==> flow/design.v <==
`timescale 1ns / 1ps
module dff(      
    input clk,  
    input rst,
    input D,     
    output reg Q
);
    always @(posedge clk) begin
        if (rst)
            Q <= 1'b0;
        else
            Q <= D;
    end
endmodule
module debouncer(
    input clk,  
    input rst,
    input btn_in, 
    output btn_out
    );
    wire Q1, Q2, Q2_bar;
    dff dff1(
        .clk (clk),
        .rst (rst),
        .D (btn_in),
        .Q (Q1)
    );
    dff dff2 (
        .clk (clk),
        .rst (rst),
        .D (Q1),
        .Q (Q2)
    );
    assign Q2_bar  = ~Q2;
    assign btn_out = Q2_bar & Q1;
endmodule
`timescale 1ns / 1ps
module select_phase(
    input clk,       
    input rst,
    input sel,       
    input [7: 0] seg,	 
    input [3: 0] an,		 
    output phase,	 
    output reg [27: 0] pships
    );
    reg [2: 0] sel_count;
    assign phase = (sel_count < 3'd4) ? 0: 1;
    reg [27: 0] guess_bit;
    always @* begin
        guess_bit = 28'd0;
        case (an)
            4'b1110: begin
                case (seg)
                    8'b11111110: guess_bit = 28'd1 << 1;
                    8'b11111101: guess_bit = 28'd1 << 0;
                    8'b11111011: guess_bit = 28'd1 << 4;
                    8'b11110111: guess_bit = 28'd1 << 3;
                    8'b11101111: guess_bit = 28'd1 << 2;
                    8'b11011111: guess_bit = 28'd1 << 6;
                    8'b10111111: guess_bit = 28'd1 << 5;
                    default: ;
                endcase
            end
            4'b1101: begin
                case (seg)
                    8'b11111110: guess_bit = 28'd1 << 8;
                    8'b11111101: guess_bit = 28'd1 << 7;
                    8'b11111011: guess_bit = 28'd1 << 11;
                    8'b11110111: guess_bit = 28'd1 << 10;
                    8'b11101111: guess_bit = 28'd1 << 9;
                    8'b11011111: guess_bit = 28'd1 << 13;
                    8'b10111111: guess_bit = 28'd1 << 12;
                    default: ;
                endcase
            end
            4'b1011: begin
                case (seg)
                    8'b11111110: guess_bit = 28'd1 << 15;
                    8'b11111101: guess_bit = 28'd1 << 14;
                    8'b11111011: guess_bit = 28'd1 << 18;
                    8'b11110111: guess_bit = 28'd1 << 17;
                    8'b11101111: guess_bit = 28'd1 << 16;
                    8'b11011111: guess_bit = 28'd1 << 20;
                    8'b10111111: guess_bit = 28'd1 << 19;
                    default: ;
                endcase
            end
            4'b0111: begin
                case (seg)
                    8'b11111110: guess_bit = 28'd1 << 22;
                    8'b11111101: guess_bit = 28'd1 << 21;
                    8'b11111011: guess_bit = 28'd1 << 25;
                    8'b11110111: guess_bit = 28'd1 << 24;
                    8'b11101111: guess_bit = 28'd1 << 23;
                    8'b11011111: guess_bit = 28'd1 << 27;
                    8'b10111111: guess_bit = 28'd1 << 26;
                    default: ;
                endcase
            end
            default: ;
        endcase      
    end
    always @ (posedge clk) begin
        if (rst) begin
            pships <= 0;
            sel_count <= 0;
        end
        else if(sel && sel_count < 4 && phase == 0) begin
            sel_count <= sel_count + 1'b1;     
            pships <= pships + guess_bit;
        end      
    end      
endmodule
`timescale 1ns / 1ps
module select(
    input clk,
    input rst,
    input phase,      
    input sel,       
    input btnU,      
    input btnD,      
    input btnR,      
    input btnL,      
    output reg [3: 0] an,
    output reg [7: 0] seg,
    output [27:0] pships,
    output [27:0] cships
    );
    always @ (posedge clk) begin
            if (rst) begin
                an <= 4'b1110;
                seg <= 8'b11111110;
            end
            else if (seg == 8'b11111110) begin
                if (btnR) begin
                    an <= (an == 4'b1110) ? 
                        4'b0111: (an >> 1'b1) | 4'd8;     
                end
                else begin
                    seg <= 
                    (btnL ? 8'b11111011:
                    btnU ? 8'b11111101: seg);
                end
            end
            else if (seg == 8'b11111101) begin
                if (btnR) begin
                    an <= (an == 4'b1110) ? 
                        4'b0111: (an >> 1'b1) | 4'd8;     
                end
                else begin
                    seg <= 
                    (btnL ? 8'b11110111:
                    btnD ? 8'b11111110: seg);
                end
            end
            else if (seg == 8'b11111011) begin
                seg <= 
                    (btnR ? 8'b11111110:
                    btnL? 8'b11011111:
                    btnU ? 8'b11110111: seg); 
            end
            else if(seg == 8'b11110111) begin
                seg <= 
                    (btnR ? 8'b11111101:
                    btnL ? 8'b10111111:
                    btnD ? 8'b11111011:
                    btnU ? 8'b11101111: seg); 
            end
            else if (seg == 8'b11101111) begin
                seg <= 
                    (btnR ? 8'b11111101:
                    btnL ? 8'b10111111:
                    btnD ? 8'b11110111: seg);
            end
            else if (seg == 8'b11011111) begin
                if (btnL) begin
                    an <= (an == 4'b0111) ?
                        4'b1110: ((an << 1) | 1'b1);     
                end
                else begin
                    seg <= 
                        (btnR ? 8'b11111011:    
                        btnU ? 8'b10111111: seg);
                end
            end
            else if (8'b10111111) begin
                if (btnL) begin 
                    an <= (an == 4'b0111) ?
                        4'b1110: ((an << 1) | 1'b1);     
                end
                else begin
                    seg <= 
                        (btnR ? 8'b11110111:
                        btnD ? 8'b11011111: seg);
                end
            end
            else begin
                seg <= seg;
            end
    end
endmodule
`timescale 1ns / 1ps
module game_phase(
    input clk,
    input sel,       
	 input sw,
	input rst,
	input phase,		 
    input [7: 0] seg,	 
    input [3: 0] an,		 
    output reg [27: 0] pships,  
    output reg [27: 0] sing_guess
    );
    reg [4: 0] sel_count;
    reg [27: 0] guess_bit;
    reg [27: 0] sing_bit;
    always @* begin
        guess_bit = 28'd0;
        sing_bit = 28'd0;
        case (an)
            4'b1110: begin
                case (seg)
                    8'b11111110: begin guess_bit = 28'd1 << 1; sing_bit = 28'd1 << 1; end
                    8'b11111101: begin guess_bit = 28'd1 << 0; sing_bit = 28'd1 << 0; end
                    8'b11111011: begin guess_bit = 28'd1 << 4; sing_bit = 28'd1 << 4; end
                    8'b11110111: begin guess_bit = 28'd1 << 3; sing_bit = 28'd1 << 3; end
                    8'b11101111: begin guess_bit = 28'd1 << 2; sing_bit = 28'd1 << 2; end
                    8'b11011111: begin guess_bit = 28'd1 << 6; sing_bit = 28'd1 << 6; end
                    8'b10111111: begin guess_bit = 28'd1 << 5; sing_bit = 28'd1 << 5; end
                    default: ;
                endcase
            end
            4'b1101: begin
                case (seg)
                    8'b11111110: begin guess_bit = 28'd1 << 8; sing_bit = 28'd1 << 5; end
                    8'b11111101: begin guess_bit = 28'd1 << 7; sing_bit = 28'd1 << 7; end
                    8'b11111011: begin guess_bit = 28'd1 << 11; sing_bit = 28'd1 << 11; end
                    8'b11110111: begin guess_bit = 28'd1 << 10; sing_bit = 28'd1 << 10; end
                    8'b11101111: begin guess_bit = 28'd1 << 9; sing_bit = 28'd1 << 9; end
                    8'b11011111: begin guess_bit = 28'd1 << 13; sing_bit = 28'd1 << 13; end
                    8'b10111111: begin guess_bit = 28'd1 << 12; sing_bit = 28'd1 << 12; end
                    default: ;
                endcase
            end
            4'b1011: begin
                case (seg)
                    8'b11111110: begin guess_bit = 28'd1 << 15; sing_bit = 28'd1 << 15; end
                    8'b11111101: begin guess_bit = 28'd1 << 14; sing_bit = 28'd1 << 14; end
                    8'b11111011: begin guess_bit = 28'd1 << 18; sing_bit = 28'd1 << 18; end
                    8'b11110111: begin guess_bit = 28'd1 << 17; sing_bit = 28'd1 << 17; end
                    8'b11101111: begin guess_bit = 28'd1 << 16; sing_bit = 28'd1 << 16; end
                    8'b11011111: begin guess_bit = 28'd1 << 20; sing_bit = 28'd1 << 20; end
                    8'b10111111: begin guess_bit = 28'd1 << 19; sing_bit = 28'd1 << 19; end
                    default: ;
                endcase
            end
            4'b0111: begin
                case (seg)
                    8'b11111110: begin guess_bit = 28'd1 << 22; sing_bit = 28'd1 << 22; end
                    8'b11111101: begin guess_bit = 28'd1 << 21; sing_bit = 28'd1 << 21; end
                    8'b11111011: begin guess_bit = 28'd1 << 25; sing_bit = 28'd1 << 25; end
                    8'b11110111: begin guess_bit = 28'd1 << 24; sing_bit = 28'd1 << 24; end
                    8'b11101111: begin guess_bit = 28'd1 << 23; sing_bit = 28'd1 << 23; end
                    8'b11011111: begin guess_bit = 28'd1 << 27; sing_bit = 28'd1 << 27; end
                    8'b10111111: begin guess_bit = 28'd1 << 26; sing_bit = 28'd1 << 26; end
                    default: ;
                endcase
            end
            default: ;
        endcase      
    end
    always @ (posedge clk) begin
		if (rst) begin
				sel_count <= 0;
				pships <= 0;
				sing_guess <= 0;
        end else if(!sw && sel && phase) begin
            sel_count <= sel_count + 1'b1;     
            if (guess_bit != 28'd0) begin
                pships <= pships | guess_bit;
                sing_guess <= sing_bit;
            end
        end      
    end      
endmodule
`timescale 1ns / 1ps
module correct_guess_counter(
    input clk,      
    input rst,
    input sel,
    input phase,
    input sw,
    input [27: 0] c_curr_guess,
    input [27: 0] p_curr_guess,
    input [27: 0] cships,
    input [27: 0] pships,
    output finish
    );
    reg [2: 0] c_correct;
    reg [2: 0] p_correct;
    assign finish = (c_correct >= 4 || p_correct >= 4);
    always @(posedge clk) begin
        if (rst) begin
            c_correct <= 0;
            p_correct <= 0;
        end
        else if(phase && sw && sel) begin 
            c_correct <= c_correct + |(pships & c_curr_guess);
        end
        else if(phase && sel && !sw) begin      
            p_correct <= p_correct + |(cships & p_curr_guess);
        end
    end
endmodule
`timescale 1ns / 1ps
module c_guess_generator
(
    input clk,       
    input rst,
	input sel,
    input sw,        
	input phase,
    output reg [27: 0] comp_guess,
    output reg [27: 0] sing_guess
);
    reg [4:0] counter;
    reg [27: 0] guess;
    always @* begin
        case (counter)
            5'd0: guess = 28'h0000020;    
            5'd1: guess = 28'h0000040;    
            5'd2: guess = 28'h0010000;    
            5'd3: guess = 28'h0400000;    
            5'd4: guess = 28'h0000004;    
            5'd5: guess = 28'h0000080;    
            5'd6: guess = 28'h0000400;    
            5'd7: guess = 28'h0000200;    
            5'd8: guess = 28'h2000000;    
            5'd9: guess = 28'h0080000;    
            5'd10: guess = 28'h4000000;    
            5'd11: guess = 28'h0004000;    
            5'd12: guess = 28'h0000010;    
            5'd13: guess = 28'h0000800;    
            5'd14: guess = 28'h0000100;    
            5'd15: guess = 28'h0000008;    
            5'd16: guess = 28'h0040000;    
            5'd17: guess = 28'h0000001;    
            5'd18: guess = 28'h0002000;    
            5'd19: guess = 28'h0001000;    
            5'd20: guess = 28'h0800000;    
            5'd21: guess = 28'h0100000;    
            5'd22: guess = 28'h0200000;    
            5'd23: guess = 28'h1000000;    
            5'd24: guess = 28'h8000000;    
            5'd25: guess = 28'h0000002;    
            5'd26: guess = 28'h0008000;    
            5'd27: guess = 28'h0020000;    
            default: guess = 28'h0000000;
        endcase
    end
    always @ (posedge clk) begin
		if (rst) begin
			  counter <= 0;
			  comp_guess <= 0;
			  sing_guess <= 0;
        end else if (sw && sel && phase && counter < 5'd28) begin         
            comp_guess <= comp_guess | guess;
            sing_guess <= guess;
            counter <= counter + 1;
        end      
    end      
endmodule
`timescale 1ns / 1ps
module vga640x480(
	input clk,		 
	input phase,			 
    input finish,
	input rst,			 
	input [27: 0] pships,		 
	input [27: 0] cships,		 
	input [27: 0] pguess,		 
	input [27: 0] cguess,		 
	output hsync,		 
	output vsync,		 
	output reg [2:0] red,	 
	output reg [2:0] green,  
	output reg [1:0] blue	 
	);
    reg [27: 0] p_guess_res;
    reg [27: 0] c_guess_res;
    parameter hpixels = 800; 
    parameter vlines = 521;  
    parameter hpulse = 96; 	 
    parameter vpulse = 2; 	 
    parameter hbp = 144; 	 
    parameter hfp = 784; 	 
    parameter vbp = 31; 		 
    parameter vfp = 511; 	 
    parameter mid_v = 271 ;	 
    parameter ship_len = 70;	 
    parameter ship_w = 20; 	 
    parameter in_ship_sep = 10;  
    parameter vf_off = 60;	 
    parameter vb_off = 60;	 
    parameter vm_off = 30;   
    parameter horiz_sep = 24 ; 	 
    parameter c_sh1_x = hfp - horiz_sep - ship_w;
    parameter c_sh1_y = vbp + vb_off;
    parameter c_sh2_x = c_sh1_x;
    parameter c_sh2_y = c_sh1_y + ship_len + in_ship_sep;
    parameter c_sh3_x = c_sh1_x - ship_len - in_ship_sep;
    parameter c_sh3_y = c_sh1_y;
    parameter c_sh4_x = c_sh3_x;
    parameter c_sh4_y = c_sh3_y + ship_len;
    parameter c_sh5_x = c_sh4_x;
    parameter c_sh5_y = c_sh4_y + (in_ship_sep + ship_len - ship_w);
    parameter c_sh6_x = c_sh3_x - ship_w - in_ship_sep;
    parameter c_sh6_y = c_sh1_y;
    parameter c_sh7_x = c_sh6_x;
    parameter c_sh7_y = c_sh6_y + ship_len + in_ship_sep;
    parameter c_sh8_x = c_sh6_x - horiz_sep - ship_w;
    parameter c_sh8_y = vbp + vb_off;
    parameter c_sh9_x = c_sh8_x;
    parameter c_sh9_y = c_sh8_y + ship_len + in_ship_sep;
    parameter c_sh10_x = c_sh8_x - ship_len - in_ship_sep;
    parameter c_sh10_y = c_sh8_y;
    parameter c_sh11_x = c_sh10_x;
    parameter c_sh11_y = c_sh10_y + ship_len;
    parameter c_sh12_x = c_sh10_x;
    parameter c_sh12_y = c_sh11_y + (in_ship_sep + ship_len - ship_w);
    parameter c_sh13_x = c_sh10_x - ship_w - in_ship_sep;
    parameter c_sh13_y = c_sh8_y;
    parameter c_sh14_x = c_sh13_x;
    parameter c_sh14_y = c_sh13_y + ship_len + in_ship_sep;
    parameter c_sh15_x = c_sh13_x - horiz_sep - ship_w;
    parameter c_sh15_y = vbp + vb_off;
    parameter c_sh16_x = c_sh15_x;
    parameter c_sh16_y = c_sh15_y + ship_len + in_ship_sep;
    parameter c_sh17_x = c_sh15_x - ship_len - in_ship_sep;
    parameter c_sh17_y = c_sh15_y;
    parameter c_sh18_x = c_sh17_x;
    parameter c_sh18_y = c_sh17_y + ship_len;
    parameter c_sh19_x = c_sh17_x;
    parameter c_sh19_y = c_sh18_y + (in_ship_sep + ship_len - ship_w);
    parameter c_sh20_x = c_sh17_x - ship_w - in_ship_sep;
    parameter c_sh20_y = c_sh15_y;
    parameter c_sh21_x = c_sh20_x;
    parameter c_sh21_y = c_sh20_y + ship_len + in_ship_sep;
    parameter c_sh22_x = c_sh20_x - horiz_sep - ship_w;
    parameter c_sh22_y = vbp + vb_off;
    parameter c_sh23_x = c_sh22_x;
    parameter c_sh23_y = c_sh22_y + ship_len + in_ship_sep;
    parameter c_sh24_x = c_sh22_x - ship_len - in_ship_sep;
    parameter c_sh24_y = c_sh22_y;
    parameter c_sh25_x = c_sh24_x;
    parameter c_sh25_y = c_sh24_y + ship_len;
    parameter c_sh26_x = c_sh24_x;
    parameter c_sh26_y = c_sh25_y + (in_ship_sep + ship_len - ship_w);
    parameter c_sh27_x = c_sh24_x - ship_w - in_ship_sep;
    parameter c_sh27_y = c_sh22_y;
    parameter c_sh28_x = c_sh27_x;
    parameter c_sh28_y = c_sh27_y + ship_len + in_ship_sep;
	parameter p_sh1_x = hfp - horiz_sep - ship_w;
	parameter p_sh1_y = mid_v + vm_off;
	parameter p_sh2_x = p_sh1_x;
	parameter p_sh2_y = p_sh1_y + ship_len + in_ship_sep;
	parameter p_sh3_x = p_sh1_x - ship_len - in_ship_sep;
	parameter p_sh3_y = p_sh1_y;
	parameter p_sh4_x = p_sh3_x;
	parameter p_sh4_y = p_sh3_y + ship_len;
	parameter p_sh5_x = p_sh4_x;
	parameter p_sh5_y = p_sh4_y + (in_ship_sep + ship_len - ship_w);
	parameter p_sh6_x = p_sh3_x - ship_w - in_ship_sep;
	parameter p_sh6_y = p_sh1_y;
	parameter p_sh7_x = p_sh6_x;
	parameter p_sh7_y = p_sh6_y + ship_len + in_ship_sep;
	parameter p_sh8_x = p_sh6_x - horiz_sep - ship_w;
	parameter p_sh8_y = mid_v + vm_off;
	parameter p_sh9_x = p_sh8_x;
	parameter p_sh9_y = p_sh8_y + ship_len + in_ship_sep;
	parameter p_sh10_x = p_sh8_x - ship_len - in_ship_sep;
	parameter p_sh10_y = p_sh8_y;
	parameter p_sh11_x = p_sh10_x;
	parameter p_sh11_y = p_sh10_y + ship_len;
	parameter p_sh12_x = p_sh10_x;
	parameter p_sh12_y = p_sh11_y + (in_ship_sep + ship_len - ship_w);
	parameter p_sh13_x = p_sh10_x - ship_w - in_ship_sep;
	parameter p_sh13_y = p_sh8_y;
	parameter p_sh14_x = p_sh13_x;
	parameter p_sh14_y = p_sh13_y + ship_len + in_ship_sep;
	parameter p_sh15_x = p_sh13_x - horiz_sep - ship_w;
	parameter p_sh15_y = mid_v + vm_off;
	parameter p_sh16_x = p_sh15_x;
	parameter p_sh16_y = p_sh15_y + ship_len + in_ship_sep;
	parameter p_sh17_x = p_sh15_x - ship_len - in_ship_sep;
	parameter p_sh17_y = p_sh15_y;
	parameter p_sh18_x = p_sh17_x;
	parameter p_sh18_y = p_sh17_y + ship_len;
	parameter p_sh19_x = p_sh17_x;
	parameter p_sh19_y = p_sh18_y + (in_ship_sep + ship_len - ship_w);
	parameter p_sh20_x = p_sh17_x - ship_w - in_ship_sep;
	parameter p_sh20_y = p_sh15_y;
	parameter p_sh21_x = p_sh20_x;
	parameter p_sh21_y = p_sh20_y + ship_len + in_ship_sep;
	parameter p_sh22_x = p_sh20_x - horiz_sep - ship_w;
	parameter p_sh22_y = mid_v + vm_off;
	parameter p_sh23_x = p_sh22_x;
	parameter p_sh23_y = p_sh22_y + ship_len + in_ship_sep;
	parameter p_sh24_x = p_sh22_x - ship_len - in_ship_sep;
	parameter p_sh24_y = p_sh22_y;
	parameter p_sh25_x = p_sh24_x;
	parameter p_sh25_y = p_sh24_y + ship_len;
	parameter p_sh26_x = p_sh24_x;
	parameter p_sh26_y = p_sh25_y + (in_ship_sep + ship_len - ship_w);
	parameter p_sh27_x = p_sh24_x - ship_w - in_ship_sep;
	parameter p_sh27_y = p_sh22_y;
	parameter p_sh28_x = p_sh27_x;
	parameter p_sh28_y = p_sh27_y + ship_len + in_ship_sep;
    reg [9:0] hc;
    reg [9:0] vc;
    always @(posedge clk)
    begin
        if (rst) begin
            hc <= 0;
            vc <= 0;
        end
        else if (hc < hpixels - 1)
            hc <= hc + 1;
        else
        begin
            hc <= 0;
            if (vc < vlines - 1)
                vc <= vc + 1;
            else
                vc <= 0;
        end
    end
    assign hsync = (hc < hpulse) ? 0:1;
    assign vsync = (vc < vpulse) ? 0:1;
    always @(posedge clk) begin
      if (rst) begin
        p_guess_res = 0;
        c_guess_res = 0;
        green = 3'b000;
        red = 3'b000;
        blue = 2'b00;
      end
      else begin
        if(phase) begin
            p_guess_res = p_guess_res | (cships & pguess);   
            c_guess_res = c_guess_res | (pships & cguess);   
        end
        if (vc >= c_sh1_y && vc < c_sh1_y + ship_len && hc >= c_sh1_x && hc < c_sh1_x + ship_w) begin
            if (phase && p_guess_res[0] && pguess[0] && !finish) begin
                green = 3'b000;
                red = 3'b111;
                blue = 2'b00;
            end
            else if (phase && !p_guess_res[0] && pguess[0] && !finish) begin
                green = 3'b000;
                red = 3'b000;
                blue = 2'b11;
            end
            else begin
                green = 3'b101;
                red = 3'b101;
                blue = 2'b10;
            end
        end
        else if (vc >= c_sh2_y && vc < c_sh2_y + ship_len && hc >= c_sh2_x && hc < c_sh2_x  + ship_w) begin
            if (phase && p_guess_res[1] && pguess[1] && !finish) begin
                green = 3'b000;
                red = 3'b111;
                blue = 2'b00;
            end
            else if (phase && !p_guess_res[1] && pguess[1] && !finish) begin
                green = 3'b000;
                red = 3'b000;
                blue = 2'b11;
            end
            else begin
                green = 3'b101;
                red = 3'b101;
                blue = 2'b10;
            end
        end
        else if (vc >= c_sh3_y && vc < c_sh3_y + ship_w && hc >= c_sh3_x && hc < c_sh3_x + ship_len) begin
            if (phase && p_guess_res[2] && pguess[2] && !finish) begin
                green = 3'b000;
                red = 3'b111;
                blue = 2'b00;
            end
            else if (phase && !p_guess_res[2] && pguess[2] && !finish) begin
                green = 3'b000;
                red = 3'b000;
                blue = 2'b11;
            end
            else begin
                green = 3'b101;
                red = 3'b101;
                blue = 2'b10;
            end
        end
        else if (vc >= c_sh4_y && vc < c_sh4_y + ship_w && hc >= c_sh4_x && hc < c_sh4_x + ship_len) begin
            if (phase && p_guess_res[3] && pguess[3] && !finish) begin
                green = 3'b000;
                red = 3'b111;
                blue = 2'b00;
            end
            else if (phase && !p_guess_res[3] && pguess[3] && !finish) begin
                green = 3'b000;
                red = 3'b000;
                blue = 2'b11;
            end
            else begin
                green = 3'b101;
                red = 3'b101;
                blue = 2'b10;
            end
        end
        else if (vc >= c_sh5_y && vc < c_sh5_y + ship_w && hc >= c_sh5_x && hc < c_sh5_x + ship_len) begin
            if (phase && p_guess_res[4] && pguess[4] && !finish) begin
                green = 3'b000;
                red = 3'b111;
                blue = 2'b00;
            end
            else if (phase && !p_guess_res[4] && pguess[4] && !finish) begin
                green = 3'b000;
                red = 3'b000;
                blue = 2'b11;
            end
            else begin
                green = 3'b101;
                red = 3'b101;
                blue = 2'b10;
            end
        end
        else if (vc >= c_sh6_y && vc < c_sh6_y + ship_len && hc >= c_sh6_x && hc < c_sh6_x + ship_w) begin
            if (phase && p_guess_res[5] && pguess[5] && !finish) begin
                green = 3'b000;
                red = 3'b111;
                blue = 2'b00;
            end
            else if (phase && !p_guess_res[5] && pguess[5] && !finish) begin
                green = 3'b000;
                red = 3'b000;
                blue = 2'b11;
            end
            else begin
                green = 3'b101;
                red = 3'b101;
                blue = 2'b10;
            end
        end
        else if (vc >= c_sh7_y && vc < c_sh7_y + ship_len && hc >= c_sh7_x && hc < c_sh7_x + ship_w) begin
            if (phase && p_guess_res[6] && pguess[6] && !finish) begin
                green = 3'b000;
                red = 3'b111;
                blue = 2'b00;
            end
            else if (phase && !p_guess_res[6] && pguess[6] && !finish) begin
                green = 3'b000;
                red = 3'b000;
                blue = 2'b11;
            end
            else begin
                green = 3'b101;
                red = 3'b101;
                blue = 2'b10;
            end
        end
        else if (vc >= c_sh8_y && vc < c_sh8_y + ship_len && hc >= c_sh8_x && hc < c_sh8_x + ship_w) begin
            if (phase && p_guess_res && pguess[7] && !finish) begin
                green = 3'b000;
                red = 3'b111;
                blue = 2'b00;
            end
            else if (phase && !p_guess_res && pguess[7] && !finish) begin
                green = 3'b000;
                red = 3'b000;
                blue = 2'b11;
            end
            else begin
                green = 3'b101;
                red = 3'b101;
                blue = 2'b10;
            end
        end
        else if (vc >= c_sh9_y && vc < c_sh9_y + ship_len && hc >= c_sh9_x && hc < c_sh9_x + ship_w) begin
            if (phase && p_guess_res[8] && pguess[8] && !finish) begin
                green = 3'b000;
                red = 3'b111;
                blue = 2'b00;
            end
            else if (phase && !p_guess_res[8] && pguess[8] && !finish) begin
                green = 3'b000;
                red = 3'b000;
                blue = 2'b11;
            end
            else begin
                green = 3'b101;
                red = 3'b101;
                blue = 2'b10;
            end
        end
        else if (vc >= c_sh10_y && vc < c_sh10_y + ship_w && hc >= c_sh10_x && hc < c_sh10_x + ship_len) begin
            if (phase && p_guess_res[9] && pguess[9] && !finish) begin
                green = 3'b000;
                red = 3'b111;
                blue = 2'b00;
            end
            else if (phase && !p_guess_res[9] && pguess[9] && !finish) begin
                green = 3'b000;
                red = 3'b000;
                blue = 2'b11;
            end
            else begin
                green = 3'b101;
                red = 3'b101;
                blue = 2'b10;
            end
        end
        else if (vc >= c_sh11_y && vc < c_sh11_y + ship_w && hc >= c_sh11_x && hc < c_sh11_x + ship_len) begin
            if (phase && p_guess_res[10] && pguess[10] && !finish) begin
                green = 3'b000;
                red = 3'b111;
                blue = 2'b00;
            end
            else if (phase && !p_guess_res[10] && pguess[10] && !finish) begin
                green = 3'b000;
                red = 3'b000;
                blue = 2'b11;
            end
            else begin
                green = 3'b101;
                red = 3'b101;
                blue = 2'b10;
            end
        end
        else if (vc >= c_sh12_y && vc < c_sh12_y + ship_w && hc >= c_sh12_x && hc < c_sh12_x + ship_len) begin
            if (phase && p_guess_res[11] && pguess[11] && !finish) begin
                green = 3'b000;
                red = 3'b111;
                blue = 2'b00;
            end
            else if (phase && !p_guess_res[11] && pguess[11] && !finish) begin
                green = 3'b000;
                red = 3'b000;
                blue = 2'b11;
            end
            else begin
                green = 3'b101;
                red = 3'b101;
                blue = 2'b10;
            end
        end
        else if (vc >= c_sh13_y && vc < c_sh13_y + ship_len && hc >= c_sh13_x && hc < c_sh13_x + ship_w) begin
            if (phase && p_guess_res[12] && pguess[12] && !finish) begin
                green = 3'b000;
                red = 3'b111;
                blue = 2'b00;
            end
            else if (phase && !p_guess_res[12] && pguess[12] && !finish) begin
                green = 3'b000;
                red = 3'b000;
                blue = 2'b11;
            end
            else begin
                green = 3'b101;
                red = 3'b101;
                blue = 2'b10;
            end
        end
        else if (vc >= c_sh14_y && vc < c_sh14_y + ship_len && hc >= c_sh14_x && hc < c_sh14_x + ship_w) begin
            if (phase && p_guess_res[13] && pguess[13] && !finish) begin
                green = 3'b000;
                red = 3'b111;
                blue = 2'b00;
            end
            else if (phase && !p_guess_res[13] && pguess[13] && !finish) begin
                green = 3'b000;
                red = 3'b000;
                blue = 2'b11;
            end
            else begin
                green = 3'b101;
                red = 3'b101;
                blue = 2'b10;
            end
        end
        else if (vc >= c_sh15_y && vc < c_sh15_y + ship_len && hc >= c_sh15_x && hc < c_sh15_x + ship_w) begin
            if (phase && p_guess_res[14] && pguess[14] && !finish) begin
                green = 3'b000;
                red = 3'b111;
                blue = 2'b00;
            end
            else if (phase && !p_guess_res[14] && pguess[14] && !finish) begin
                green = 3'b000;
                red = 3'b000;
                blue = 2'b11;
            end
            else begin
                green = 3'b101;
                red = 3'b101;
                blue = 2'b10;
            end
        end
        else if (vc >= c_sh16_y && vc < c_sh16_y + ship_len && hc >= c_sh16_x && hc < c_sh16_x + ship_w) begin
            if (phase && p_guess_res[15] && pguess[15] && !finish) begin
                green = 3'b000;
                red = 3'b111;
                blue = 2'b00;
            end
            else if (phase && !p_guess_res[15] && pguess[15] && !finish) begin
                green = 3'b000;
                red = 3'b000;
                blue = 2'b11;
            end
            else begin
                green = 3'b101;
                red = 3'b101;
                blue = 2'b10;
            end
        end
        else if (vc >= c_sh17_y && vc < c_sh17_y + ship_w && hc >= c_sh17_x && hc < c_sh17_x + ship_len) begin
            if (phase && p_guess_res[16] && pguess[16] && !finish) begin
                green = 3'b000;
                red = 3'b111;
                blue = 2'b00;
            end
            else if (phase && !p_guess_res[16] && pguess[16] && !finish) begin
                green = 3'b000;
                red = 3'b000;
                blue = 2'b11;
            end
            else begin
                green = 3'b101;
                red = 3'b101;
                blue = 2'b10;
            end
        end
        else if (vc >= c_sh18_y && vc < c_sh18_y + ship_w && hc >= c_sh18_x && hc < c_sh18_x + ship_len) begin
            if (phase && p_guess_res[17] && pguess[17] && !finish) begin
                green = 3'b000;
                red = 3'b111;
                blue = 2'b00;
            end
            else if (phase && !p_guess_res[17] && pguess[17] && !finish) begin
                green = 3'b000;
                red = 3'b000;
                blue = 2'b11;
            end
            else begin
                green = 3'b101;
                red = 3'b101;
                blue = 2'b10;
            end
        end
        else if (vc >= c_sh19_y && vc < c_sh19_y + ship_w && hc >= c_sh19_x && hc < c_sh19_x + ship_len) begin
            if (phase && p_guess_res[18] && pguess[18] && !finish) begin
                green = 3'b000;
                red = 3'b111;
                blue = 2'b00;
            end
            else if (phase && !p_guess_res[18] && pguess[18] && !finish) begin
                green = 3'b000;
                red = 3'b000;
                blue = 2'b11;
            end
            else begin
                green = 3'b101;
                red = 3'b101;
                blue = 2'b10;
            end
        end
        else if (vc >= c_sh20_y && vc < c_sh20_y + ship_len && hc >= c_sh20_x && hc < c_sh20_x + ship_w) begin
            if (phase && p_guess_res[19] && pguess[19] && !finish) begin
                green = 3'b000;
                red = 3'b111;
                blue = 2'b00;
            end
            else if (phase && !p_guess_res[19] && pguess[19] && !finish) begin
                green = 3'b000;
                red = 3'b000;
                blue = 2'b11;
            end
            else begin
                green = 3'b101;
                red = 3'b101;
                blue = 2'b10;
            end
        end
        else if (vc >= c_sh21_y && vc < c_sh21_y + ship_len && hc >= c_sh21_x && hc < c_sh21_x + ship_w) begin
            if (phase && p_guess_res[20] && pguess[20] && !finish) begin
                green = 3'b000;
                red = 3'b111;
                blue = 2'b00;
            end
            else if (phase && !p_guess_res[20] && pguess[20] && !finish) begin
                green = 3'b000;
                red = 3'b000;
                blue = 2'b11;
            end
            else begin
                green = 3'b101;
                red = 3'b101;
                blue = 2'b10;
            end
        end
        else if (vc >= c_sh22_y && vc < c_sh15_y + ship_len && hc >= c_sh22_x && hc < c_sh22_x + ship_w) begin
            if (phase && p_guess_res[21] && pguess[21] && !finish) begin
                green = 3'b000;
                red = 3'b111;
                blue = 2'b00;
            end
            else if (phase && !p_guess_res[21] && pguess[21] && !finish) begin
                green = 3'b000;
                red = 3'b000;
                blue = 2'b11;
            end
            else begin
                green = 3'b101;
                red = 3'b101;
                blue = 2'b10;
            end
        end
        else if (vc >= c_sh23_y && vc < c_sh23_y + ship_len && hc >= c_sh23_x && hc < c_sh23_x + ship_w) begin
            if (phase && p_guess_res[22] && pguess[22] && !finish) begin
                green = 3'b000;
                red = 3'b111;
                blue = 2'b00;
            end
            else if (phase && !p_guess_res[22] && pguess[22] && !finish) begin
                green = 3'b000;
                red = 3'b000;
                blue = 2'b11;
            end
            else begin
                green = 3'b101;
                red = 3'b101;
                blue = 2'b10;
            end
        end
        else if (vc >= c_sh24_y && vc < c_sh24_y + ship_w && hc >= c_sh24_x && hc < c_sh24_x + ship_len) begin
            if (phase && p_guess_res[23] && pguess[23] && !finish) begin
                green = 3'b000;
                red = 3'b111;
                blue = 2'b00;
            end
            else if (phase && !p_guess_res[23] && pguess[23] && !finish) begin
                green = 3'b000;
                red = 3'b000;
                blue = 2'b11;
            end
            else begin
                green = 3'b101;
                red = 3'b101;
                blue = 2'b10;
            end
        end
        else if (vc >= c_sh25_y && vc < c_sh25_y + ship_w && hc >= c_sh26_x && hc < c_sh26_x + ship_len) begin
            if (phase && p_guess_res[24] && pguess[24] && !finish) begin
                green = 3'b000;
                red = 3'b111;
                blue = 2'b00;
            end
            else if (phase && !p_guess_res[24] && pguess[24] && !finish) begin
                green = 3'b000;
                red = 3'b000;
                blue = 2'b11;
            end
            else begin
                green = 3'b101;
                red = 3'b101;
                blue = 2'b10;
            end
        end
        else if (vc >= c_sh26_y && vc < c_sh26_y + ship_w && hc >= c_sh26_x && hc < c_sh26_x + ship_len) begin
            if (phase && p_guess_res[25] && pguess[25] && !finish) begin
                green = 3'b000;
                red = 3'b111;
                blue = 2'b00;
            end
            else if (phase && !p_guess_res[25] && pguess[25] && !finish) begin
                green = 3'b000;
                red = 3'b000;
                blue = 2'b11;
            end
            else begin
                green = 3'b101;
                red = 3'b101;
                blue = 2'b10;
            end
        end
        else if (vc >= c_sh27_y && vc < c_sh27_y + ship_len && hc >= c_sh27_x && hc < c_sh27_x + ship_w) begin
            if (phase && p_guess_res[26] && pguess[26] && !finish) begin
                green = 3'b000;
                red = 3'b111;
                blue = 2'b00;
            end
            else if (phase && !p_guess_res[26] && pguess[26] && !finish) begin
                green = 3'b000;
                red = 3'b000;
                blue = 2'b11;
            end
            else begin
                green = 3'b101;
                red = 3'b101;
                blue = 2'b10;
            end
        end
        else if (vc >= c_sh28_y && vc < c_sh28_y + ship_len && hc >= c_sh28_x && hc < c_sh28_x + ship_w) begin
            if (phase && p_guess_res[27] && pguess[27] && !finish) begin
                green = 3'b000;
                red = 3'b111;
                blue = 2'b00;
            end
            else if (phase && !p_guess_res[27] && pguess[27] && !finish) begin
                green = 3'b000;
                red = 3'b000;
                blue = 2'b11;
            end
            else begin
                green = 3'b101;
                red = 3'b101;
                blue = 2'b10;
            end
        end
		else if (vc >= p_sh1_y && vc < p_sh1_y + ship_len && hc >= p_sh1_x && hc < p_sh1_x + ship_w) begin
				if (phase && c_guess_res[0] && cguess[0] && !finish) begin
					green = 3'b000;
					red = 3'b111;
					blue = 2'b00;
				end
				else if (pships[0] && !finish) begin
					green = 3'b111;
					red = 3'b111;
					blue = 2'b11;
				end
				else if (phase && !c_guess_res[0] && cguess[0] && !finish) begin
					green = 3'b000;
					red = 3'b000;
					blue = 2'b11;
				end
				else begin
					green = 3'b101;
					red = 3'b101;
					blue = 2'b10;
				end
		end
		else if (vc >= p_sh2_y && vc < p_sh2_y + ship_len && hc >= p_sh2_x && hc < p_sh2_x  + ship_w) begin
				if (phase && c_guess_res[1] && cguess[1] && !finish) begin
					green = 3'b000;
					red = 3'b111;
					blue = 2'b00;
				end
				else if (pships[1] && !finish) begin
					green = 3'b111;
					red = 3'b111;
					blue = 2'b11;
				end
				else if (phase && !c_guess_res[1] && cguess[1] && !finish) begin
					green = 3'b000;
					red = 3'b000;
					blue = 2'b11;
				end
				else begin
					green = 3'b101;
					red = 3'b101;
					blue = 2'b10;
				end
		end
		else if (vc >= p_sh3_y && vc < p_sh3_y + ship_w && hc >= p_sh3_x && hc < p_sh3_x + ship_len) begin
				if (phase && c_guess_res[2] && cguess[2] && !finish) begin
					green = 3'b000;
					red = 3'b111;
					blue = 2'b00;
				end
				else if (pships[2] && !finish) begin
					green = 3'b111;
					red = 3'b111;
					blue = 2'b11;
				end
				else if (phase && !c_guess_res[2] && cguess[2] && !finish) begin
					green = 3'b000;
					red = 3'b000;
					blue = 2'b11;
				end
				else begin
					green = 3'b101;
					red = 3'b101;
					blue = 2'b10;
				end
		end
		else if (vc >= p_sh4_y && vc < p_sh4_y + ship_w && hc >= p_sh4_x && hc < p_sh4_x + ship_len) begin
				if (phase && c_guess_res[3] && cguess[3] && !finish) begin
					green = 3'b000;
					red = 3'b111;
					blue = 2'b00;
				end
				else if (pships[3] && !finish) begin
					green = 3'b111;
					red = 3'b111;
					blue = 2'b11;
				end
				else if (phase && !c_guess_res[3] && cguess[3] && !finish) begin
					green = 3'b000;
					red = 3'b000;
					blue = 2'b11;
				end
				else begin
					green = 3'b101;
					red = 3'b101;
					blue = 2'b10;
				end
		end
		else if (vc >= p_sh5_y && vc < p_sh5_y + ship_w && hc >= p_sh5_x && hc < p_sh5_x + ship_len) begin
				if (phase && c_guess_res[4] && cguess[4] && !finish) begin
					green = 3'b000;
					red = 3'b111;
					blue = 2'b00;
				end
				else if (pships[4] && !finish) begin
					green = 3'b111;
					red = 3'b111;
					blue = 2'b11;
				end
				else if (phase && !c_guess_res[4] && cguess[4] && !finish) begin
					green = 3'b000;
					red = 3'b000;
					blue = 2'b11;
				end
				else begin
					green = 3'b101;
					red = 3'b101;
					blue = 2'b10;
				end
		end
		else if (vc >= p_sh6_y && vc < p_sh6_y + ship_len && hc >= p_sh6_x && hc < p_sh6_x + ship_w) begin
				if (phase && c_guess_res[5] && cguess[5] && !finish) begin
					green = 3'b000;
					red = 3'b111;
					blue = 2'b00;
				end
				else if (pships[5] && !finish) begin
					green = 3'b111;
					red = 3'b111;
					blue = 2'b11;
				end
				else if (phase && !c_guess_res[5] && cguess[5] && !finish) begin
					green = 3'b000;
					red = 3'b000;
					blue = 2'b11;
				end
				else begin
					green = 3'b101;
					red = 3'b101;
					blue = 2'b10;
				end
		end
		else if (vc >= p_sh7_y && vc < p_sh7_y + ship_len && hc >= p_sh7_x && hc < p_sh7_x + ship_w) begin
				if (phase && c_guess_res[6] && cguess[6] && !finish) begin
					green = 3'b000;
					red = 3'b111;
					blue = 2'b00;
				end
				else if (pships[6] && !finish) begin
					green = 3'b111;
					red = 3'b111;
					blue = 2'b11;
				end
				else if (phase && !c_guess_res[6] && cguess[6] && !finish) begin
					green = 3'b000;
					red = 3'b000;
					blue = 2'b11;
				end
				else begin
					green = 3'b101;
					red = 3'b101;
					blue = 2'b10;
				end
		end
		else if (vc >= p_sh8_y && vc < p_sh8_y + ship_len && hc >= p_sh8_x && hc < p_sh8_x + ship_w) begin
				if (phase && c_guess_res[7] && cguess[7] && !finish) begin
					green = 3'b000;
					red = 3'b111;
					blue = 2'b00;
				end
				else if (pships[7] && !finish) begin
					green = 3'b111;
					red = 3'b111;
					blue = 2'b11;
				end
				else if (phase && !c_guess_res[7] && cguess[7] && !finish) begin
					green = 3'b000;
					red = 3'b000;
					blue = 2'b11;
				end
				else begin
					green = 3'b101;
					red = 3'b101;
					blue = 2'b10;
				end
		end
		else if (vc >= p_sh9_y && vc < p_sh9_y + ship_len && hc >= p_sh9_x && hc < p_sh9_x + ship_w) begin
				if (phase && c_guess_res[8] && cguess[8] && !finish) begin
					green = 3'b000;
					red = 3'b111;
					blue = 2'b00;
				end
				else if (pships[8] && !finish) begin
					green = 3'b111;
					red = 3'b111;
					blue = 2'b11;
				end
				else if (phase && !c_guess_res[8] && cguess[8] && !finish) begin
					green = 3'b000;
					red = 3'b000;
					blue = 2'b11;
				end
				else begin
					green = 3'b101;
					red = 3'b101;
					blue = 2'b10;
				end
		end
		else if (vc >= p_sh10_y && vc < p_sh10_y + ship_w && hc >= p_sh10_x && hc < p_sh10_x + ship_len) begin
				if (phase && c_guess_res[9] && cguess[9] && !finish) begin
					green = 3'b000;
					red = 3'b111;
					blue = 2'b00;
				end
				else if (pships[9] && !finish) begin
					green = 3'b111;
					red = 3'b111;
					blue = 2'b11;
				end
				else if (phase && !c_guess_res[9] && cguess[9] && !finish) begin
					green = 3'b000;
					red = 3'b000;
					blue = 2'b11;
				end
				else begin
					green = 3'b101;
					red = 3'b101;
					blue = 2'b10;
				end
		end
		else if (vc >= p_sh11_y && vc < p_sh11_y + ship_w && hc >= p_sh11_x && hc < p_sh11_x + ship_len) begin
				if (phase && c_guess_res[10] && cguess[10] && !finish) begin
					green = 3'b000;
					red = 3'b111;
					blue = 2'b00;
				end
				else if (pships[10] && !finish) begin
					green = 3'b111;
					red = 3'b111;
					blue = 2'b11;
				end
				else if (phase && !c_guess_res[10] && cguess[10] && !finish) begin
					green = 3'b000;
					red = 3'b000;
					blue = 2'b11;
				end
				else begin
					green = 3'b101;
					red = 3'b101;
					blue = 2'b10;
				end
		end
		else if (vc >= p_sh12_y && vc < p_sh12_y + ship_w && hc >= p_sh12_x && hc < p_sh12_x + ship_len) begin
				if (phase && c_guess_res[11] && cguess[11] && !finish) begin
					green = 3'b000;
					red = 3'b111;
					blue = 2'b00;
				end
				else if (pships[11] && !finish) begin
					green = 3'b111;
					red = 3'b111;
					blue = 2'b11;
				end
				else if (phase && !c_guess_res[11] && cguess[11] && !finish) begin
					green = 3'b000;
					red = 3'b000;
					blue = 2'b11;
				end
				else begin
					green = 3'b101;
					red = 3'b101;
					blue = 2'b10;
				end
		end
		else if (vc >= p_sh13_y && vc < p_sh13_y + ship_len && hc >= p_sh13_x && hc < p_sh13_x + ship_w) begin
				if (phase && c_guess_res[12] && cguess[12] && !finish) begin
					green = 3'b000;
					red = 3'b111;
					blue = 2'b00;
				end
				else if (pships[12] && !finish) begin
					green = 3'b111;
					red = 3'b111;
					blue = 2'b11;
				end
				else if (phase && !c_guess_res[12] && cguess[12] && !finish) begin
					green = 3'b000;
					red = 3'b000;
					blue = 2'b11;
				end
				else begin
					green = 3'b101;
					red = 3'b101;
					blue = 2'b10;
				end
		end
		else if (vc >= p_sh14_y && vc < p_sh14_y + ship_len && hc >= p_sh14_x && hc < p_sh14_x + ship_w) begin
				if (phase && c_guess_res[13] && cguess[13] && !finish) begin
					green = 3'b000;
					red = 3'b111;
					blue = 2'b00;
				end
				else if (pships[13] && !finish) begin
					green = 3'b111;
					red = 3'b111;
					blue = 2'b11;
				end
				else if (phase && !c_guess_res[13] && cguess[13] && !finish) begin
					green = 3'b000;
					red = 3'b000;
					blue = 2'b11;
				end
				else begin
					green = 3'b101;
					red = 3'b101;
					blue = 2'b10;
				end
		end
		else if (vc >= p_sh15_y && vc < p_sh15_y + ship_len && hc >= p_sh15_x && hc < p_sh15_x + ship_w) begin
				if (phase && c_guess_res[14] && cguess[14] && !finish) begin
					green = 3'b000;
					red = 3'b111;
					blue = 2'b00;
				end
				else if (pships[14] && !finish) begin
					green = 3'b111;
					red = 3'b111;
					blue = 2'b11;
				end
				else if (phase && !c_guess_res[14] && cguess[14] && !finish) begin
					green = 3'b000;
					red = 3'b000;
					blue = 2'b11;
				end
				else begin
					green = 3'b101;
					red = 3'b101;
					blue = 2'b10;
				end
		end
		else if (vc >= p_sh16_y && vc < p_sh16_y + ship_len && hc >= p_sh16_x && hc < p_sh16_x + ship_w) begin
				if (phase && c_guess_res[15] && cguess[15] && !finish) begin
					green = 3'b000;
					red = 3'b111;
					blue = 2'b00;
				end
				else if (pships[15] && !finish) begin
					green = 3'b111;
					red = 3'b111;
					blue = 2'b11;
				end
				else if (phase && !c_guess_res[15] && cguess[15] && !finish) begin
					green = 3'b000;
					red = 3'b000;
					blue = 2'b11;
				end
				else begin
					green = 3'b101;
					red = 3'b101;
					blue = 2'b10;
				end
		end
		else if (vc >= p_sh17_y && vc < p_sh17_y + ship_w && hc >= p_sh17_x && hc < p_sh17_x + ship_len) begin
				if (phase && c_guess_res[16] && cguess[16] && !finish) begin
					green = 3'b000;
					red = 3'b111;
					blue = 2'b00;
				end
				else if (pships[16] && !finish) begin
					green = 3'b111;
					red = 3'b111;
					blue = 2'b11;
				end
				else if (phase && !c_guess_res[16] && cguess[16] && !finish) begin
					green = 3'b000;
					red = 3'b000;
					blue = 2'b11;
				end
				else begin
					green = 3'b101;
					red = 3'b101;
					blue = 2'b10;
				end
		end
		else if (vc >= p_sh18_y && vc < p_sh18_y + ship_w && hc >= p_sh18_x && hc < p_sh18_x + ship_len) begin
				if (phase && c_guess_res[17] && cguess[17] && !finish) begin
					green = 3'b000;
					red = 3'b111;
					blue = 2'b00;
				end
				else if (pships[17] && !finish) begin
					green = 3'b111;
					red = 3'b111;
					blue = 2'b11;
				end
				else if (phase && !c_guess_res[17] && cguess[17] && !finish) begin
					green = 3'b000;
					red = 3'b000;
					blue = 2'b11;
				end
				else begin
					green = 3'b101;
					red = 3'b101;
					blue = 2'b10;
				end
		end
		else if (vc >= p_sh19_y && vc < p_sh19_y + ship_w && hc >= p_sh19_x && hc < p_sh19_x + ship_len) begin
				if (phase && c_guess_res[18] && cguess[18] && !finish) begin
					green = 3'b000;
					red = 3'b111;
					blue = 2'b00;
				end
				else if (pships[18] && !finish) begin
					green = 3'b111;
					red = 3'b111;
					blue = 2'b11;
				end
				else if (phase && !c_guess_res[18] && cguess[18] && !finish) begin
					green = 3'b000;
					red = 3'b000;
					blue = 2'b11;
				end
				else begin
					green = 3'b101;
					red = 3'b101;
					blue = 2'b10;
				end
		end
		else if (vc >= p_sh20_y && vc < p_sh20_y + ship_len && hc >= p_sh20_x && hc < p_sh20_x + ship_w) begin
				if (phase && c_guess_res[19] && cguess[19] && !finish) begin
					green = 3'b000;
					red = 3'b111;
					blue = 2'b00;
				end
				else if (pships[19] && !finish) begin
					green = 3'b111;
					red = 3'b111;
					blue = 2'b11;
				end
				else if (phase && !c_guess_res[19] && cguess[19] && !finish) begin
					green = 3'b000;
					red = 3'b000;
					blue = 2'b11;
				end
				else begin
					green = 3'b101;
					red = 3'b101;
					blue = 2'b10;
				end
		end
		else if (vc >= p_sh21_y && vc < p_sh21_y + ship_len && hc >= p_sh21_x && hc < p_sh21_x + ship_w) begin
				if (phase && c_guess_res[20] && cguess[20] && !finish) begin
					green = 3'b000;
					red = 3'b111;
					blue = 2'b00;
				end
				else if (pships[20] && !finish) begin
					green = 3'b111;
					red = 3'b111;
					blue = 2'b11;
				end
				else if (phase && !c_guess_res[20] && cguess[20] && !finish) begin
					green = 3'b000;
					red = 3'b000;
					blue = 2'b11;
				end
				else begin
					green = 3'b101;
					red = 3'b101;
					blue = 2'b10;
				end
		end
		else if (vc >= p_sh22_y && vc < p_sh15_y + ship_len && hc >= p_sh22_x && hc < p_sh22_x + ship_w) begin
				if (phase && c_guess_res[21] && cguess[21] && !finish) begin
					green = 3'b000;
					red = 3'b111;
					blue = 2'b00;
				end
				else if (pships[21] && !finish) begin
					green = 3'b111;
					red = 3'b111;
					blue = 2'b11;
				end
				else if (phase && !c_guess_res[21] && cguess[21] && !finish) begin
					green = 3'b000;
					red = 3'b000;
					blue = 2'b11;
				end
				else begin
					green = 3'b101;
					red = 3'b101;
					blue = 2'b10;
				end
		end
		else if (vc >= p_sh23_y && vc < p_sh23_y + ship_len && hc >= p_sh23_x && hc < p_sh23_x + ship_w) begin
				if (phase && c_guess_res[22] && cguess[22] && !finish) begin
					green = 3'b000;
					red = 3'b111;
					blue = 2'b00;
				end
				else if (pships[22] && !finish) begin
					green = 3'b111;
					red = 3'b111;
					blue = 2'b11;
				end
				else if (phase && !c_guess_res[22] && cguess[22] && !finish) begin
					green = 3'b000;
					red = 3'b000;
					blue = 2'b11;
				end
				else begin
					green = 3'b101;
					red = 3'b101;
					blue = 2'b10;
				end
		end
		else if (vc >= p_sh24_y && vc < p_sh24_y + ship_w && hc >= p_sh24_x && hc < p_sh24_x + ship_len) begin
				if (phase && c_guess_res[23] && cguess[23] && !finish) begin
					green = 3'b000;
					red = 3'b111;
					blue = 2'b00;
				end
				else if (pships[23] && !finish) begin
					green = 3'b111;
					red = 3'b111;
					blue = 2'b11;
				end
				else if (phase && !c_guess_res[23] && cguess[23] && !finish) begin
					green = 3'b000;
					red = 3'b000;
					blue = 2'b11;
				end
				else begin
					green = 3'b101;
					red = 3'b101;
					blue = 2'b10;
				end
		end
		else if (vc >= p_sh25_y && vc < p_sh25_y + ship_w && hc >= p_sh26_x && hc < p_sh26_x + ship_len) begin
				if (phase && c_guess_res[24] && cguess[24] && !finish) begin
					green = 3'b000;
					red = 3'b111;
					blue = 2'b00;
				end
				else if (pships[24] && !finish) begin
					green = 3'b111;
					red = 3'b111;
					blue = 2'b11;
				end
				else if (phase && !c_guess_res[24] && cguess[24] && !finish) begin
					green = 3'b000;
					red = 3'b000;
					blue = 2'b11;
				end
				else begin
					green = 3'b101;
					red = 3'b101;
					blue = 2'b10;
				end
		end
		else if (vc >= p_sh26_y && vc < p_sh26_y + ship_w && hc >= p_sh26_x && hc < p_sh26_x + ship_len) begin
				if (phase && c_guess_res[25] && cguess[25] && !finish) begin
					green = 3'b000;
					red = 3'b111;
					blue = 2'b00;
				end
				else if (pships[25] && !finish) begin
					green = 3'b111;
					red = 3'b111;
					blue = 2'b11;
				end
				else if (phase && !c_guess_res[25] && cguess[25] && !finish) begin
					green = 3'b000;
					red = 3'b000;
					blue = 2'b11;
				end
				else begin
					green = 3'b101;
					red = 3'b101;
					blue = 2'b10;
				end
		end
		else if (vc >= p_sh27_y && vc < p_sh27_y + ship_len && hc >= p_sh27_x && hc < p_sh27_x + ship_w) begin
				if (phase && c_guess_res[26] && cguess[26] && !finish) begin
					green = 3'b000;
					red = 3'b111;
					blue = 2'b00;
				end
				else if (pships[26] && !finish) begin
					green = 3'b111;
					red = 3'b111;
					blue = 2'b11;
				end
				else if (phase && !c_guess_res[26] && cguess[26] && !finish) begin
					green = 3'b000;
					red = 3'b000;
					blue = 2'b11;
				end
				else begin
					green = 3'b101;
					red = 3'b101;
					blue = 2'b10;
				end
		end
		else if (vc >= p_sh28_y && vc < p_sh28_y + ship_len && hc >= p_sh28_x && hc < p_sh28_x + ship_w) begin
				if (phase && c_guess_res[27] && cguess[27] && !finish) begin
					green = 3'b000;
					red = 3'b111;
					blue = 2'b00;
				end
				else if (pships[27] && !finish) begin
					green = 3'b111;
					red = 3'b111;
					blue = 2'b11;
				end
				else if (phase && !c_guess_res[27] && cguess[27] && !finish) begin
					green = 3'b000;
					red = 3'b000;
					blue = 2'b11;
				end
				else begin
					green = 3'b101;
					red = 3'b101;
					blue = 2'b10;
				end
		end
        else begin
            green = 3'b000;
            red = 3'b000;
            blue = 2'b00;
        end
      end
    end
endmodule
`timescale 1ns / 1ps
module battle_ship(
      input wire clk,			 
      input wire clr,
      input wire btnU,
      input wire btnD,
      input wire btnR,
      input wire btnL,
      input wire sel,
	    input sw,
      output wire [2:0] red,	 
      output wire [2:0] green,   
      output wire [1:0] blue,	     
      output wire [3:0] an,
      output wire [7:0] seg,
      output wire hsync,		 
      output wire vsync			 
	);
	wire clock_4Hz = clk;
	wire clock_25Mhz = clk;
	wire turn;
	wire phase;
  wire finish;
	wire [27: 0] pships;
	wire [27: 0] cships;
  wire [27: 0] c_curr_guess;
  wire [27: 0] p_curr_guess;
	assign cships = 28'b1000000100010000000000010000;
	wire db_btnR;
	wire db_btnL;
	wire db_btnU;
	wire db_btnD;
	wire db_btnSel;
	wire db_btnRst;
	debouncer db_r(
    .clk (clock_4Hz),
		.rst (clr),
    .btn_in (btnR),
    .btn_out (db_btnR)
	);
	debouncer db_l(
		.clk (clock_4Hz),
		.rst (clr),
		.btn_in (btnL),
		.btn_out (db_btnL)
	);
	debouncer db_u(
		.clk (clock_4Hz),
		.rst (clr),
		.btn_in (btnU),
		.btn_out (db_btnU)
	);
	debouncer db_d(
		.clk (clock_4Hz),
		.rst (clr),
		.btn_in (btnD),
		.btn_out (db_btnD)
	);
	debouncer db_sel(
		.clk (clock_4Hz),
		.rst (clr),
		.btn_in (sel),
		.btn_out (db_btnSel)
	);
	assign db_btnRst = clr;
	wire [27:0] cguess;
	wire [27:0] pguess;
	vga640x480 myDisplay(
		.clk(clock_25Mhz),
		.rst(clr),
		.phase(phase),
    .finish (finish),
		.cships(cships),
		.pships(pships),
		.hsync(hsync),
		.vsync(vsync),
		.cguess(cguess),
		.pguess(pguess),
		.red(red),
		.green(green),
		.blue(blue)
	);
	select_phase confirm_select(
		.clk (clock_4Hz),
		.rst (clr),
		.sel (db_btnSel),
		.seg (seg),
		.an (an),
		.phase (phase),
		.pships (pships)
	);
	select mySelections(
		.clk (clock_4Hz),
		.rst (db_btnRst),     	 
		.phase (phase),   		 
		.sel  (db_btnSel),     	 
		.btnU (db_btnU),
		.btnR (db_btnR),
		.btnL (db_btnL),
		.btnD (db_btnD),
		.seg (seg),
		.an (an)
	);
  correct_guess_counter correct_guesses(
      .clk (clock_4Hz),
      .rst (clr),
      .sel (db_btnSel),
      .phase(phase),
      .sw (sw),
      .c_curr_guess (c_curr_guess),
      .p_curr_guess (p_curr_guess),
      .cships (cships),
      .pships (pships),
      .finish (finish)
  ); 
	game_phase myGame(     
		.clk (clock_4Hz),
		.sel (db_btnSel),    
		.rst (db_btnRst),
		.phase (phase),	
		.sw (sw),
		.seg (seg),
		.an (an),
		.pships (pguess),     
    .sing_guess (p_curr_guess)     
	);
	c_guess_generator cguesses
	(
		 .clk (clock_4Hz),
		 .sel (db_btnSel),          
		 .rst (db_btnRst),
		 .sw (sw),
		 .phase (phase),
		 .comp_guess (cguess),
     .sing_guess (c_curr_guess)    
	);
endmodule
=== Step by step through the tools: battle_ship ===
Tool output for the design above, in the order of the flow.
Line numbers count from 1 in the design file above.
Operators: Yosys type, input widths -> output width; for muxes data width and select width s.
Library cell names are shortened.
The mark -- stands for no value.

* Top module: battle_ship
* Clock: clk
* Library: sky130hd
* Corner: tt_025C_1v80

=== Word level ===
Counts by Yosys on the flattened word-level netlist (proc, flatten, opt, wreduce; memories kept). Print and check cells are left out.
Yosys's memory passes give these memory sizes; they may raise the number of words (mostly to a power of two), join words into wider ones and drop unused or constant bits.

* Elaborated cells: 1251
* Register bits: 260
* Clocked read ports x word width: 28
* ROM bits: 896
* Output and inout port bits: 22
* Input port bits: 8
* Memories kept: 1

{| class="wikitable"
|+ Memories
! name !! words !! width !! read ports !! wr ports !! RTL line !! RTL
|-
| (name not given) || 32 || 28 || 1 || 0 || 330 || <nowiki>case (counter)</nowiki>
|}

* Mux-type cells: 558
* Bitwise gates (word level): 19
* Order comparisons: 49
* Reduce/logical cells: 566
* Eq/ne operators: 23
* Add/sub/neg operators: 7

{| class="wikitable"
|+ Operators with widths
! kind !! number
|-
| $mux 3 || 308
|-
| $logic_and 1x1->1 || 496
|-
| $mux 2 || 140
|-
| $pmux 28 s4 || 2
|-
| $mux 8 || 28
|-
| $pmux 28 s7 || 1
|-
| $pmux 14 s7 || 2
|-
| $pmux 21 s7 || 1
|-
| $or 28x28->28 || 4
|-
| $mux 28 || 4
|-
| $ge 10x9->1 const B || 10
|-
| $lt 10x9->1 const B || 10
|-
| $lt 10x10->1 const B || 7
|-
| $mux 1 || 59
|-
| $logic_not 1->1 || 57
|-
| $and 28x28->28 || 2
|-
| $eq 8x8->1 const B || 7
|-
| $ge 10x8->1 const B || 5
|-
| $pmux 7 s7 || 1
|-
| $ge 10x10->1 const B || 4
|-
| $lt 10x8->1 const B || 4
|-
| $mux 4 || 9
|-
| $logic_and 1x28->1 || 1
|-
| $add 28x28->28 || 1
|-
| $logic_not 28->1 || 1
|-
| $reduce_bool 28->1 || 1
|-
| $reduce_or 28->1 || 1
|-
| $add 10x1->10 const B || 2
|}

Other operator kinds: 30; their cells: 54.

=== Depth ===
Depth = most cells in a row (Yosys ltp): at word level without a register or memory, in the mapped netlist without a sequential cell, where the memories' decode and read muxes count.

* Depth in word-level cells: 67
* ABC_AREA: 1
* Depth in mapped cells: 69

=== Mapped cells and area ===
Source: synth_stat.txt of the flow (Yosys; design flattened, memories mapped). It holds for the ABC_AREA given above (unset counts as 0); a run with the other value may have another netlist.

{| class="wikitable"
|+ Cell types
! cell type !! number !! total area (um2)
|-
| dfxtp_1 || 237 || 4744.55
|-
| nand2_1 || 427 || 1.6E+03
|-
| inv_1 || 385 || 1.45E+03
|-
| nor2_1 || 306 || 1.15E+03
|-
| a21oi_1 || 197 || 985.946
|-
| o21ai_0 || 138 || 690.662
|-
| ha_1 || 38 || 475.456
|-
| nand3_1 || 87 || 435.418
|-
| nor3_1 || 74 || 370.355
|-
| nand4_1 || 41 || 256.496
|-
| xor2_1 || 23 || 201.443
|-
| clkbuf_1 || 40 || 150.144
|-
| o21ai_1 || 18 || 90.086
|-
| nor4_1 || 14 || 87.584
|-
| nand2_2 || 11 || 68.816
|-
| nor2_2 || 10 || 62.56
|-
| a22o_1 || 7 || 61.309
|-
| o2111ai_1 || 7 || 61.309
|}

Other cell types: 40; their cells: 131.

* Mapped cells: 2191
* Area of sequential cells: 4744.6 um2
* Mapped flip-flops: 237
* Chip area (Yosys): 13865.8 um2
* Buffers: 60

=== Worst setup path after synthesis ===
OpenSTA on the mapped netlist: ideal clock, no wires. The path of least setup slack (recovery checks aside). Input and output delay are each 20% of the period. Register names are those of the netlist, which keeps one name where synthesis merged equal registers.

* Path type: register to register
* Start: register mySelections.seg[4]
* End: register confirm_select.pships[26]
* Path delay: 4907 ps
* Setup slack: 5093 ps
* Library setup time: 115 ps
* Clock period: 10000 ps
* Stages on the path: 32
* Data arrival time: 4792 ps
* Required time: 9885 ps
* Period reached after synthesis: 4907 ps

"path delay" is the arrival time less input delay plus setup time.
"stages on the path": output pins that drive a net of the path, with the launching flip-flop's if there is one; two outputs of one cell count as two.
"period reached after synthesis" is the clock period less the worst setup slack; recovery checks do not enter. This is arithmetic on one report: input and output delays are still those of the set period (20% each).
The rows between start and end are the longest chain of elaborated cells between them; the timing report does not say that the signal goes this way. Where chains are equally long, one stands for them.
Each line given opens the expression or statement behind the cell; cells for indexed reads and writes are added by Yosys, which also makes memories of some case tables.
A register here has more assigning lines than the two given.

* Cells stage by stage: dfxtp_1 nand2_1 nor2_1 inv_1 nor4_1 nand2_1 nor2_1 inv_1 fa_1 o21ai_0 a21oi_1 o21bai_1 a21oi_1 o21bai_1 a21oi_1 o21bai_1 a21oi_1 inv_1 a21oi_1 o21ai_0 a21boi_0 nor3_1 nor2_1 o21ai_0 nand3_1 nand2_1 a21oi_1 nor2_1 nor2_1 xnor2_1 o21ai_0 inv_1
* Cells in the longest elaborated chain: 4
* Elaborated cells between the ends (all ways): 13

{| class="wikitable"
|+ Ends and longest elaborated chain, post-synthesis
! what !! RTL line !! RTL
|-
| start: declaration || 126 || <nowiki>output reg [7: 0] seg,</nowiki>
|-
| start: assignment || 141 || <nowiki>seg <=</nowiki>
|-
| start: assignment || 152 || <nowiki>seg <=</nowiki>
|-
| $eq 8x8->1 || 90 || <nowiki>case (seg)</nowiki>
|-
| $pmux 28 s7 || 90 ||
|-
| $pmux 28 s4 || 52 || <nowiki>case (an)</nowiki>
|-
| $add 28x28->28 || 111 || <nowiki>pships <= pships + guess_bit;</nowiki>
|-
| end: assignment || 106 || <nowiki>pships <= 0;</nowiki>
|-
| end: assignment || 111 ||
|-
| end: declaration || 45 || <nowiki>output reg [27: 0] pships</nowiki>
|}

=== Path in the finished layout ===
From the final timing report of run 1: the path of least setup slack in the routed layout; clock arrival at registers is part of the times.
The path's times are printed in steps of 10 ps; the period is the one set.

* Path type: register to register
* Start: register mySelections.seg[4]
* End: register confirm_select.pships[26]
* Library setup time: 70 ps
* Stages on the path: 32
* Clock period: 8390 ps
* Required time: 8850 ps
* Setup slack: 2150 ps
* Data arrival time: 6700 ps

The rows between start and end are the longest chain of elaborated cells between them; the timing report does not say that the signal goes this way. Where chains are equally long, one stands for them.
A register here has more assigning lines than the two given.

* Cells stage by stage: dfxtp_1 nand2_1 nor2_1 inv_1 nor4_1 nand2_1 nor2_1 inv_1 fa_1 o21ai_0 a21oi_1 o21bai_1 a21oi_1 o21bai_1 a21oi_1 o21bai_1 a21oi_1 inv_1 a21oi_1 o21ai_0 a21boi_0 nor3_1 nor2_1 o21ai_0 nand3_1 nand2_1 a21oi_1 nor2_1 nor2_1 xnor2_1 o21ai_0 inv_1
* Cells in the longest elaborated chain: 4
* Elaborated cells between the ends (all ways): 13

{| class="wikitable"
|+ Ends and longest elaborated chain, post-layout
! what !! RTL line !! RTL
|-
| start: declaration || 126 || <nowiki>output reg [7: 0] seg,</nowiki>
|-
| start: assignment || 141 || <nowiki>seg <=</nowiki>
|-
| start: assignment || 152 || <nowiki>seg <=</nowiki>
|-
| $eq 8x8->1 || 90 || <nowiki>case (seg)</nowiki>
|-
| $pmux 28 s7 || 90 ||
|-
| $pmux 28 s4 || 52 || <nowiki>case (an)</nowiki>
|-
| $add 28x28->28 || 111 || <nowiki>pships <= pships + guess_bit;</nowiki>
|-
| end: assignment || 106 || <nowiki>pships <= 0;</nowiki>
|-
| end: assignment || 111 ||
|-
| end: declaration || 45 || <nowiki>output reg [27: 0] pships</nowiki>
|}

Top module battle_ship; platform sky130hd; tools Yosys and OpenROAD; 3 stored runs in no particular order. Input and output delays are each 20% of the period that was set; the output load is 0.01 pF.
By "achieved period" is meant the clock period of the run minus its worst setup slack. This is arithmetic on one report: input and output delays are still those of the set period (20% each).

=== Run 1 ===
{| class="wikitable"
! Setting !! Value
|-
| ABC_AREA || 1
|-
| CAP_MARGIN || 25
|-
| CELL_PAD_IN_SITES_GLOBAL_PLACEMENT || 0
|-
| CORE_UTILIZATION || 16
|-
| CTS_CLUSTER_DIAMETER || 346
|-
| CTS_CLUSTER_SIZE || 65
|-
| GPL_ROUTABILITY_DRIVEN || 1
|-
| GPL_TIMING_DRIVEN || 0
|-
| MIN_ROUTING_LAYER || met1
|-
| PLACE_DENSITY || 0.91
|-
| SETUP_SLACK_MARGIN || 1.48
|-
| SLEW_MARGIN || 10
|-
| period_ns || 8.39
|-
| CORE_MARGIN || 2
|-
! Result !! Value
|-
| Yosys chip area after synthesis || 13865.8 um2
|-
| Total die area || 89030.6 um2
|-
| Area of the standard cells in the finished layout || 15782.6 um2
|-
| Utilization of the finished layout || 0.184
|-
| Setup slack of the worst path || 2150 ps
|-
| Final worst hold slack || 444 ps
|-
| Achieved period || 6240 ps
|}

=== Run 2 ===
{| class="wikitable"
! Setting !! Value
|-
| CORE_ASPECT_RATIO || 0.64
|-
| CORE_MARGIN || 9
|-
| GPL_ROUTABILITY_DRIVEN || 0
|-
| MAX_ROUTING_LAYER || met4
|-
| TNS_END_PERCENT || 75
|-
| period_ns || 10.0
|-
| CAP_MARGIN || 20
|-
| CORE_UTILIZATION || 40
|-
| SLEW_MARGIN || 20
|-
! Result !! Value
|-
| Yosys chip area after synthesis || 13879.6 um2
|-
| Total die area || 41896.1 um2
|-
| Area of the standard cells in the finished layout || 15142.0 um2
|-
| Utilization of the finished layout || 0.444
|-
| Setup slack of the worst path || 5321 ps
|-
| Final worst hold slack || 450 ps
|-
| Achieved period || 4679 ps
|}

=== Run 3 ===
{| class="wikitable"
! Setting !! Value
|-
| CAP_MARGIN || 25
|-
| CELL_PAD_IN_SITES_GLOBAL_PLACEMENT || 3
|-
| CORE_MARGIN || 9
|-
| CORE_UTILIZATION || 30
|-
| CTS_CLUSTER_DIAMETER || 149
|-
| GPL_ROUTABILITY_DRIVEN || 1
|-
| MAX_ROUTING_LAYER || met5
|-
| PLACE_DENSITY || 0.59
|-
| SETUP_SLACK_MARGIN || -0.32
|-
| TNS_END_PERCENT || 20
|-
| period_ns || 3.63
|-
| SLEW_MARGIN || 20
|-
! Result !! Value
|-
| Yosys chip area after synthesis || 13879.6 um2
|-
| Total die area || 54333.3 um2
|-
| Area of the standard cells in the finished layout || 17760.8 um2
|-
| Utilization of the finished layout || 0.39
|-
| Setup slack of the worst path || -95 ps
|-
| Final worst hold slack || 450 ps
|-
| Achieved period || 3725 ps
|}
